==> flow/design.v <==
module segdec(input logic [3:0] in, output logic [6:0] out);
	always_comb
	begin
		case (in)
			4'b0000 :
				out = 7'b0111111;  
			4'b0001 :
				out = 7'b0000110;  
			4'b0010 :
				out = 7'b1011011;  
			4'b0011 :
				out = 7'b1001111;  
			4'b0100 :
				out = 7'b1100110;  
			4'b0101 :
				out = 7'b1101101;  
			4'b0110 :
				out = 7'b1111100;  
			4'b0111 :
				out = 7'b0000111;  
			4'b1000 :
				out = 7'b1111111;  
			4'b1001 :
				out = 7'b1100111;  
			4'b1010 :
				out = 7'b1000000;
			default :
				out = 7'b0000000;
    		endcase
	end
endmodule
module bin_to_bcd(input logic [7:0] in, output logic [3:0][6:0] disp);
logic[3:0] sign_num, units, tens, hundreds;
logic[7:0] num;
logic sign;
always_comb
begin
	sign = in[$high(in)];
	if(sign)  
		num = 0 - in;
	else
		num = in;
	hundreds = num / 100;
	num = num - (hundreds)*100;  
	tens = num / 10;
	num = num - (tens)*10;  
	units = num;
end
always_comb
	if(sign)
		sign_num = 4'hA;
	else
		sign_num = 4'hF;
segdec signdec
(
	.in(sign_num),
	.out(disp[3])
);
segdec hundreddec
(
	.in(hundreds),
	.out(disp[2])
);
segdec tendec
(
	.in(tens),
	.out(disp[1])
);
segdec unitdec
(
	.in(units),
	.out(disp[0])
);
endmodule
module debounce #(parameter int COUNT=500000) (input logic clk, signal_in, output logic signal_out);
logic prev_signal;
int unsigned cnt;
always_ff @(posedge clk)
begin
	if(prev_signal != signal_in)
	begin
		cnt <= 0;  
	end
	else if(cnt >= COUNT)
	begin
		cnt <= 0;  
		signal_out <= signal_in;
	end
	else
	begin
		cnt <= cnt +1;
	end
	prev_signal <= signal_in;
end
endmodule
module read_sm(input logic clk, reset_n, handshake, run, output logic read, done);
enum {HALT, WAIT_1, WAIT_0, DONE} state;
always_ff @(posedge clk, negedge reset_n)
begin
	if(!reset_n)
	begin
		state <= HALT;
		read <= 0;
	end
	else
	begin
		read <= 0;
		unique case(state)
			HALT : if(run) state <= WAIT_1;
			WAIT_1 :
			begin
				if(handshake)
				begin
					state <= WAIT_0;
					read <= '1;  
				end
			end
			WAIT_0 : if(!handshake) state <= DONE;
			DONE : state <= HALT;
		endcase
	end
end
always_comb
	if(state == DONE)
		done = 1;
	else
		done = 0;
endmodule
module sm(input logic clk, input logic [10-1:0] SW, input logic [8-1:0] re_res, im_res, output logic [8-1:0] LED, output logic [8-1:0] re_a, im_a, re_q, im_q);
typedef enum {REAL_A, IMAG_A, REAL_Q, IMAG_Q, DISP_REAL, DISP_IMAG} stateType;
stateType state;
logic reset_n;
logic handshake;
logic [8-1:0] data_in;
always_comb
begin
	reset_n = SW[$high(SW)];
	handshake = SW[$high(SW) -1];
	data_in =  SW[$high(SW) -2 : $low(SW)];
end
logic read_run, read_trigger, read_done;
read_sm re_sm0
(
	.clk(clk),
	.reset_n(reset_n),
	.handshake(handshake),
	.run(read_run),
	.read(read_trigger),
	.done(read_done)
);
always_comb
	read_run = (state == REAL_A) || (state == IMAG_A) || (state == REAL_Q) || (state == IMAG_Q);
always_ff @(posedge clk, negedge reset_n)
begin
	if(!reset_n)
		state <= REAL_A;
	else
	begin
		unique case(state)
			REAL_A: if(read_done) state <= IMAG_A;
			IMAG_A: if(read_done) state <= REAL_Q;
			REAL_Q: if(read_done) state <= IMAG_Q;
			IMAG_Q: if(read_done) state <= DISP_REAL;
			DISP_REAL : if(handshake == 1) state <= DISP_IMAG;
			DISP_IMAG : if(handshake == 0) state <= REAL_A;
		endcase
	end
end
always_ff @(posedge clk)
begin
	if(read_trigger)
	begin
		unique case(state)
			REAL_A: re_a <= data_in;
			IMAG_A: im_a <= data_in;
			REAL_Q: re_q <= data_in;
			IMAG_Q: im_q <= data_in;
			default: ;
		endcase
	end
end
always_comb
begin
	if(state == DISP_REAL)
		LED = re_res;
	else if(state == DISP_IMAG)
		LED = im_res;
	else
		LED = '0;
end
endmodule
module mult(input logic signed [(2*8 -1)-1:0] re_x, im_x, re_y, im_y, output logic signed [2*(2*8 -1)-1:0] re_z, im_z);
logic signed [(2*8 -1)-1:0] a,b,c,d;
always_comb
begin
	a = re_x;
	b = im_x;
	c = re_y;
	d = im_y;
end
logic signed [2*(2*8 -1)-1:0] ac, bd, ad, bc;
always_comb
begin
	ac = a*c;
	bd = b*d;
	ad = a*d;
	bc = b*c;
	re_z = ac - bd;
	im_z = ad + bc;
end
endmodule
module cmplx_mult(
input logic clk,
input logic [10-1:0] switches,
output logic [8-1:0] LED,
output logic [6:0] HEX0,
output logic [6:0] HEX1,
output logic [6:0] HEX2,
output logic [6:0] HEX3,
output logic [6:0] HEX4,
output logic [6:0] HEX5,
output logic [6:0] HEX6,
output logic [6:0] HEX7);
logic [8-1:0] re_a, im_a, re_q, im_q;
logic [8-1:0] re_res, im_res;
logic [10-1:0] SW;
always_comb
	SW[$high(SW)-2:$low(SW)] = switches[$high(switches)-2:$low(switches)];
debounce #(.COUNT(1000)) db0
(
	.clk(clk),
	.signal_in(switches[$high(switches)]),
	.signal_out(SW[$high(SW)])
);
debounce #(.COUNT(1000)) db1
(
	.clk(clk),
	.signal_in(switches[$high(switches)-1]),
	.signal_out(SW[$high(SW)-1])
);
sm sm0 (.*);
logic signed [(2*8 -1)-1:0] re_x, im_x, re_y, im_y;
logic signed [2*(2*8 -1)-1:0] re_z, im_z;
localparam INPUT_SHIFT = (2*8 -1) - 8;
localparam OUTPUT_LOW = 2*INPUT_SHIFT -1;
localparam OUTPUT_HIGH = OUTPUT_LOW + 8 -1;
always_comb
begin
	re_x = $signed(re_a);
	im_x = $signed(im_a);
	re_y = $signed(re_q) << INPUT_SHIFT;
	im_y = $signed(im_q) << INPUT_SHIFT;
	re_res = re_z[OUTPUT_HIGH : OUTPUT_LOW];
	im_res = im_z[OUTPUT_HIGH : OUTPUT_LOW];
end
mult mult0
(.*);
logic [3:0][6:0] sw_hex;
always_comb
begin
	HEX0 = ~ sw_hex[0];  
	HEX1 = ~ sw_hex[1];  
	HEX2 = ~ sw_hex[2];  
	HEX3 = ~ sw_hex[3];  
end
bin_to_bcd sw_disp
(
	.in(SW[7:0]),
	.disp(sw_hex)
);
logic [3:0][6:0] led_hex;
always_comb
begin
	HEX4 = ~ led_hex[0];  
	HEX5 = ~ led_hex[1];  
	HEX6 = ~ led_hex[2];  
	HEX7 = ~ led_hex[3];  
end
bin_to_bcd led_disp
(
	.in(LED),
	.disp(led_hex)
);
endmodule
# Step by step through the tools: cmplx_mult
# What the tools print for cmplx_mult, step after step.
# Line numbers count from 1 in the design file above.
# Library cell names are shortened.
# The mark -- stands for no value.
# setup
top,cmplx_mult
clock,clk
lib,sky130hd
corner,tt_025C_1v80

# Word-level counts
# Counts by Yosys on the flattened word-level netlist (proc, flatten, opt, wreduce; memories kept). Register bits leave out memories and registers merged into their read ports (data or address). Print and check cells are left out. Cells with the same type and inputs are merged into one.
# Memory sizes are those after Yosys's memory passes, which may raise the word count (mostly to a power of two), join words into wider ones and drop unused or constant bits.
# word_totals
output_inout_bits,64
mem_count,8
rom_bits,896
wordCells,111
regBits,165
# op_classes
n_eq,19
n_mul,8
logic,10
reduce_and_logical,17
n_mux,20
addsub,10
n_div,4
n_cmp,2
# mem_list
name,words,word_bits,rd,write_ports,line,source
(name not given),16,7,1,0,4,case (in)
(name not given),16,7,1,0,4,
(name not given),16,7,1,0,4,
(name not given),16,7,1,0,4,
(name not given),16,7,1,0,4,
(name not given),16,7,1,0,4,
# Memories not listed: 2.
# op_table
cell,n
divider 8 x 7 -> 32 bit with constant B,2
multiplier 8 x 8 -> 14 bit,4
2-to-1 mux 32 bit,9
divider 8 x 4 -> 32 bit with constant B,2
parallel mux 32 bit (select 6 bit),1
equality test 32 x 2 -> 1 bit with constant B,4
parallel mux 32 bit (select 4 bit),1
adder 32 x 1 -> 32 bit with constant B,2
equality test 32 x 1 -> 1 bit with constant B,2
>= comparator 32 x 10 -> 1 bit with constant B,2
equality test 32 x 3 -> 1 bit with constant B,2
logical NOT 32 bit,2
inverter 7 bit,8
multiplier 4 x 5 -> 6 bit with constant B,2
2-to-1 mux 8 bit,4
multiplier 4 x 3 -> 3 bit with constant B,2
adder 21 bit,1
subtractor 21 bit,1
subtractor 1 x 8 -> 8 bit with constant A,2
inequality test 2 bit with constant B,8
subtractor 8 bit,2
AND reduction 2 bit,6
subtractor 4 bit,2
AND reduction 7 bit,1
nonzero test 6 bit,1
2-to-1 mux 3 bit,2
OR reduction 2 bit,2
AND reduction 4 bit,1
# Other operator kinds: 6; their cells: 12.

# Longest topological paths
# Depth = most cells in a row (Yosys ltp): at word level without a register or memory, in the mapped netlist without a sequential cell, where the memories' decode and read muxes count.
# logic_depth
ltp_word,12
ABC_AREA,0
mapped_depth,61
depth_no_buf,58

# After synthesis
# The flow's flattened synthesis, as Yosys stat reports it; memories are mapped. The netlist is that of the ABC_AREA named above (0 if unset); the other value can give another one.
# synth_totals
synth_area_um2,16046.6
seq_area_um2,2620.0
cell_count,1785
flip_flops,111
buffers,63
# types
cell,n,type_area_um2
fa_1,196,3.92E+03
ha_1,176,2.2E+03
inv_1,357,1.34E+03
dfxtp_1,66,1.32E+03
and2_1,181,1.13E+03
edfxtp_1,34,1.02E+03
xnor2_1,64,560.538
nand2_1,108,405.389
xor2_1,35,306.544
a21oi_1,61,305.293
nor2_1,76,285.274
dfrtp_1,9,225.216
o21ai_0,43,215.206
xnor3_1,9,202.694
nand2b_1,32,200.192
clkbuf_1,43,161.405
a21o_1,20,150.144
buf_4,18,135.13
# Other cell types: 68; their cells: 257.
# By module: a second synthesis without flattening, with its own total; a netlist apart from the flattened one above.
# unflattened
cells_unflattened,4730
hier_area_um2,42938.7
# Each row is one instance without its submodules.
# by_module
mod,mod_seq_area_um2,n_cells,n_inst,mod_area_um2
mult,0.0,3814,1,34859.7
bin_to_bcd,0.0,192,2,1407.6
debounce #(COUNT=1000),690.7,86,2,1047.3
segdec,0.0,28,8,185.2
sm,1112.3,66,1,1303.8
cmplx_mult,0.0,57,1,214.0
read_sm,126.4,13,1,170.2

# Worst setup path after synthesis
# OpenSTA on the mapped netlist: ideal clock, no wires. The path of least setup slack (recovery checks aside). Input and output delay are each 20% of the period. Register names are those of the netlist, which keeps one name where synthesis merged equal registers.
# synth_timing
kind,register to output
from,register sm0.im_a[3]
to,output port HEX4[0]
required_ns,16.000
arrival_ns,12.079
driving_pins,60
delay_ns,12.079
output_delay_ns,4.000
path_slack_ns,3.921
tclk_ns,20.0
synth_period_reached_ns,16.079
# "delay_ns" is the arrival time less input delay plus setup time.
# A path that ends at an output port has no setup time.
# "driving_pins" counts driving pins, that of a launching flip-flop among them; a cell with two outputs on the path counts twice.
# "synth_period_reached_ns" is the clock period less the worst setup slack; recovery checks do not enter. This is arithmetic on one report: input and output delays are still those of the set period (20% each).
# Between the ends stands the longest chain of elaborated cells between them, by number of cells; it is not shown to be the way that was timed. Of several equally long chains one is given.
# Each line given opens the expression or statement behind the cell; cells for indexed reads and writes are added by Yosys, which also makes memories of some case tables.
# A memory read counts as a cell of the chain, while the word-level depth stops at memories.
# synth_between
path_cell_list,edfxtp_1 > clkbuf_1 > and2_1 > fa_1 > inv_1 > fa_1 > inv_1 > fa_1 > inv_1 > fa_1 > inv_1 > ha_1 > inv_1 > nor2_1 > nor2_1 > o21bai_1 > a21oi_1 > o21bai_1 > [... 24 more ...] > a31oi_1 > or2_2 > mux2i_1 > a221o_1 > and2_1 > clkbuf_1 > ha_1 > and2_1 > nand2b_1 > o211ai_1 > o221a_2 > ha_1 > inv_1 > fa_1 > xnor2_1 > nand4_2 > and2_4 > a311oi_1
elab_chain_cells,14
cells_between,16
lines_between,14
# synth_lines
item,line,source
from (decl),129,"module sm(input logic clk, input logic [10-1:0] SW, input logic [8-1:0] re_res, im_res, output logic [8-1:0] L ..."
from (assign),175,IMAG_A: im_a <= data_in;
multiplier 8 x 8 -> 14 bit,207,bc = b*c;
adder 21 bit,209,im_z = ad + bc;
2-to-1 mux 8 bit,186,else if(state == DISP_IMAG)
2-to-1 mux 8 bit,184,if(state == DISP_REAL)
subtractor 1 x 8 -> 8 bit,40,num = 0 - in;
2-to-1 mux 8 bit,39,if(sign)
divider 8 x 7 -> 32 bit,43,hundreds = num / 100;
multiplier 4 x 5 -> 6 bit,44,num = num - (hundreds)*100;
subtractor 8 bit,44,
divider 8 x 4 -> 32 bit,45,tens = num / 10;
multiplier 4 x 3 -> 3 bit,46,num = num - (tens)*10;
subtractor 4 bit,46,
memory (16 x 7 bit),4,case (in)
inverter 7 bit,274,HEX4 = ~ led_hex[0];
to (decl),220,"output logic [6:0] HEX4,"
# Nets of the timed path that keep an RTL name, with a line that drives or declares them; the list need not be complete.
# synth_nets
signal,line,source
HEX7[6],277,HEX7 = ~ led_hex[3];

# Path in the finished layout
# Path of least setup slack in the final report of run 2 (OpenROAD, finished layout, wires in). Where an end is a register, its clock arrival counts in the times.
# layout_timing
kind,input to output
from,input port switches[0]
to,output port HEX0[5]
tclk_ns,18.8
required_ns,15.04
input_delay_ns,3.76
path_slack_ns,0.90
driving_pins,38
output_delay_ns,3.76
arrival_ns,14.14
# Between the ends stands the longest chain of elaborated cells between them, by number of cells; it is not shown to be the way that was timed. Of several equally long chains one is given.
# A memory read counts as a cell of the chain, while the word-level depth stops at memories.
# layout_between
path_cell_list,clkdlybuf4s50_1 > inv_1 > ha_1 > or3b_2 > a21boi_0 > nor2_1 > ha_1 > o21a_1 > ha_1 > nand3b_1 > nor2_1 > o21ai_0 > ha_1 > inv_1 > a21o_1 > o31ai_1 > a21oi_1 > or3_1 > [... 2 more ...] > or2_2 > a21o_1 > a22oi_1 > o21ai_0 > a21oi_1 > o21ai_0 > mux2i_1 > a21oi_1 > nand3_1 > ha_1 > inv_1 > fa_1 > xnor2_1 > xor2_1 > buf_4 > mux2_2 > a22oi_1 > clkdlybuf4s50_1
elab_chain_cells,10
cells_between,10
lines_between,8
# layout_lines
item,line,source
from (decl),214,"input logic [10-1:0] switches,"
subtractor 1 x 8 -> 8 bit,40,num = 0 - in;
2-to-1 mux 8 bit,39,if(sign)
divider 8 x 7 -> 32 bit,43,hundreds = num / 100;
multiplier 4 x 5 -> 6 bit,44,num = num - (hundreds)*100;
subtractor 8 bit,44,
divider 8 x 4 -> 32 bit,45,tens = num / 10;
multiplier 4 x 3 -> 3 bit,46,num = num - (tens)*10;
subtractor 4 bit,46,
memory (16 x 7 bit),4,case (in)
inverter 7 bit,261,HEX0 = ~ sw_hex[0];
to (decl),216,"output logic [6:0] HEX0,"

# Stored flow runs of cmplx_mult (3 of them; Yosys, OpenROAD, sky130hd). They differ in their settings and are not a sequence. Constraints: input delay and output delay 20% of the set period each, output load 0.01 pF.
# "period_less_ws_ns" = clock period - worst setup slack. The figure is calculated, with input and output delays left at 20% of the set period.
# "worst_setup_path_time_ns" means the part of the period allowed to the worst setup path (the constraints hold back 20% at inputs and 20% at outputs) less its slack; where the path has registers, the arrival times of their clocks count too.
# A setting shown as -- is not set for that run.
# Results: -- = not shown.
run,ABC_AREA,CAP_MARGIN,CELL_PAD_IN_SITES_DETAIL_PLACEMENT,CELL_PAD_IN_SITES_GLOBAL_PLACEMENT,CORE_MARGIN,CORE_UTILIZATION,GPL_TIMING_DRIVEN,HOLD_SLACK_MARGIN,MAX_ROUTING_LAYER,MIN_ROUTING_LAYER,PLACE_DENSITY,SETUP_SLACK_MARGIN,period_ns,SLEW_MARGIN,PLACE_DENSITY_LB_ADDON,worst_setup_path_time_ns,critical_path_kind,design.die.area_um2,final_setup_tns_ns,worstSetupSlack_ns,finalUtil_pct,yosys_chip_area_um2,stdcell_area_um2,period_less_ws_ns
run 1,1,15,1,1,5,53,1,0.21,met5,met2,0.6,-1.01,10.9,20,--,--,--,--,--,--,--,--,--,--
run 2,--,20,--,--,2,40,--,--,--,--,0.6,-0.2,18.8,20,--,10.38,input to output,41734.4,0.000,0.900,44.3,16046.6,17560.6,17.900
run 3,--,20,--,--,4,38,1,--,met4,--,--,4.69,15.7,20,0.0,11.81,register to output,45580.1,0.000,0.753,49.6,16046.6,20758.7,14.947
# Run 1: no results, clock tree synthesis failed with DPL-0033
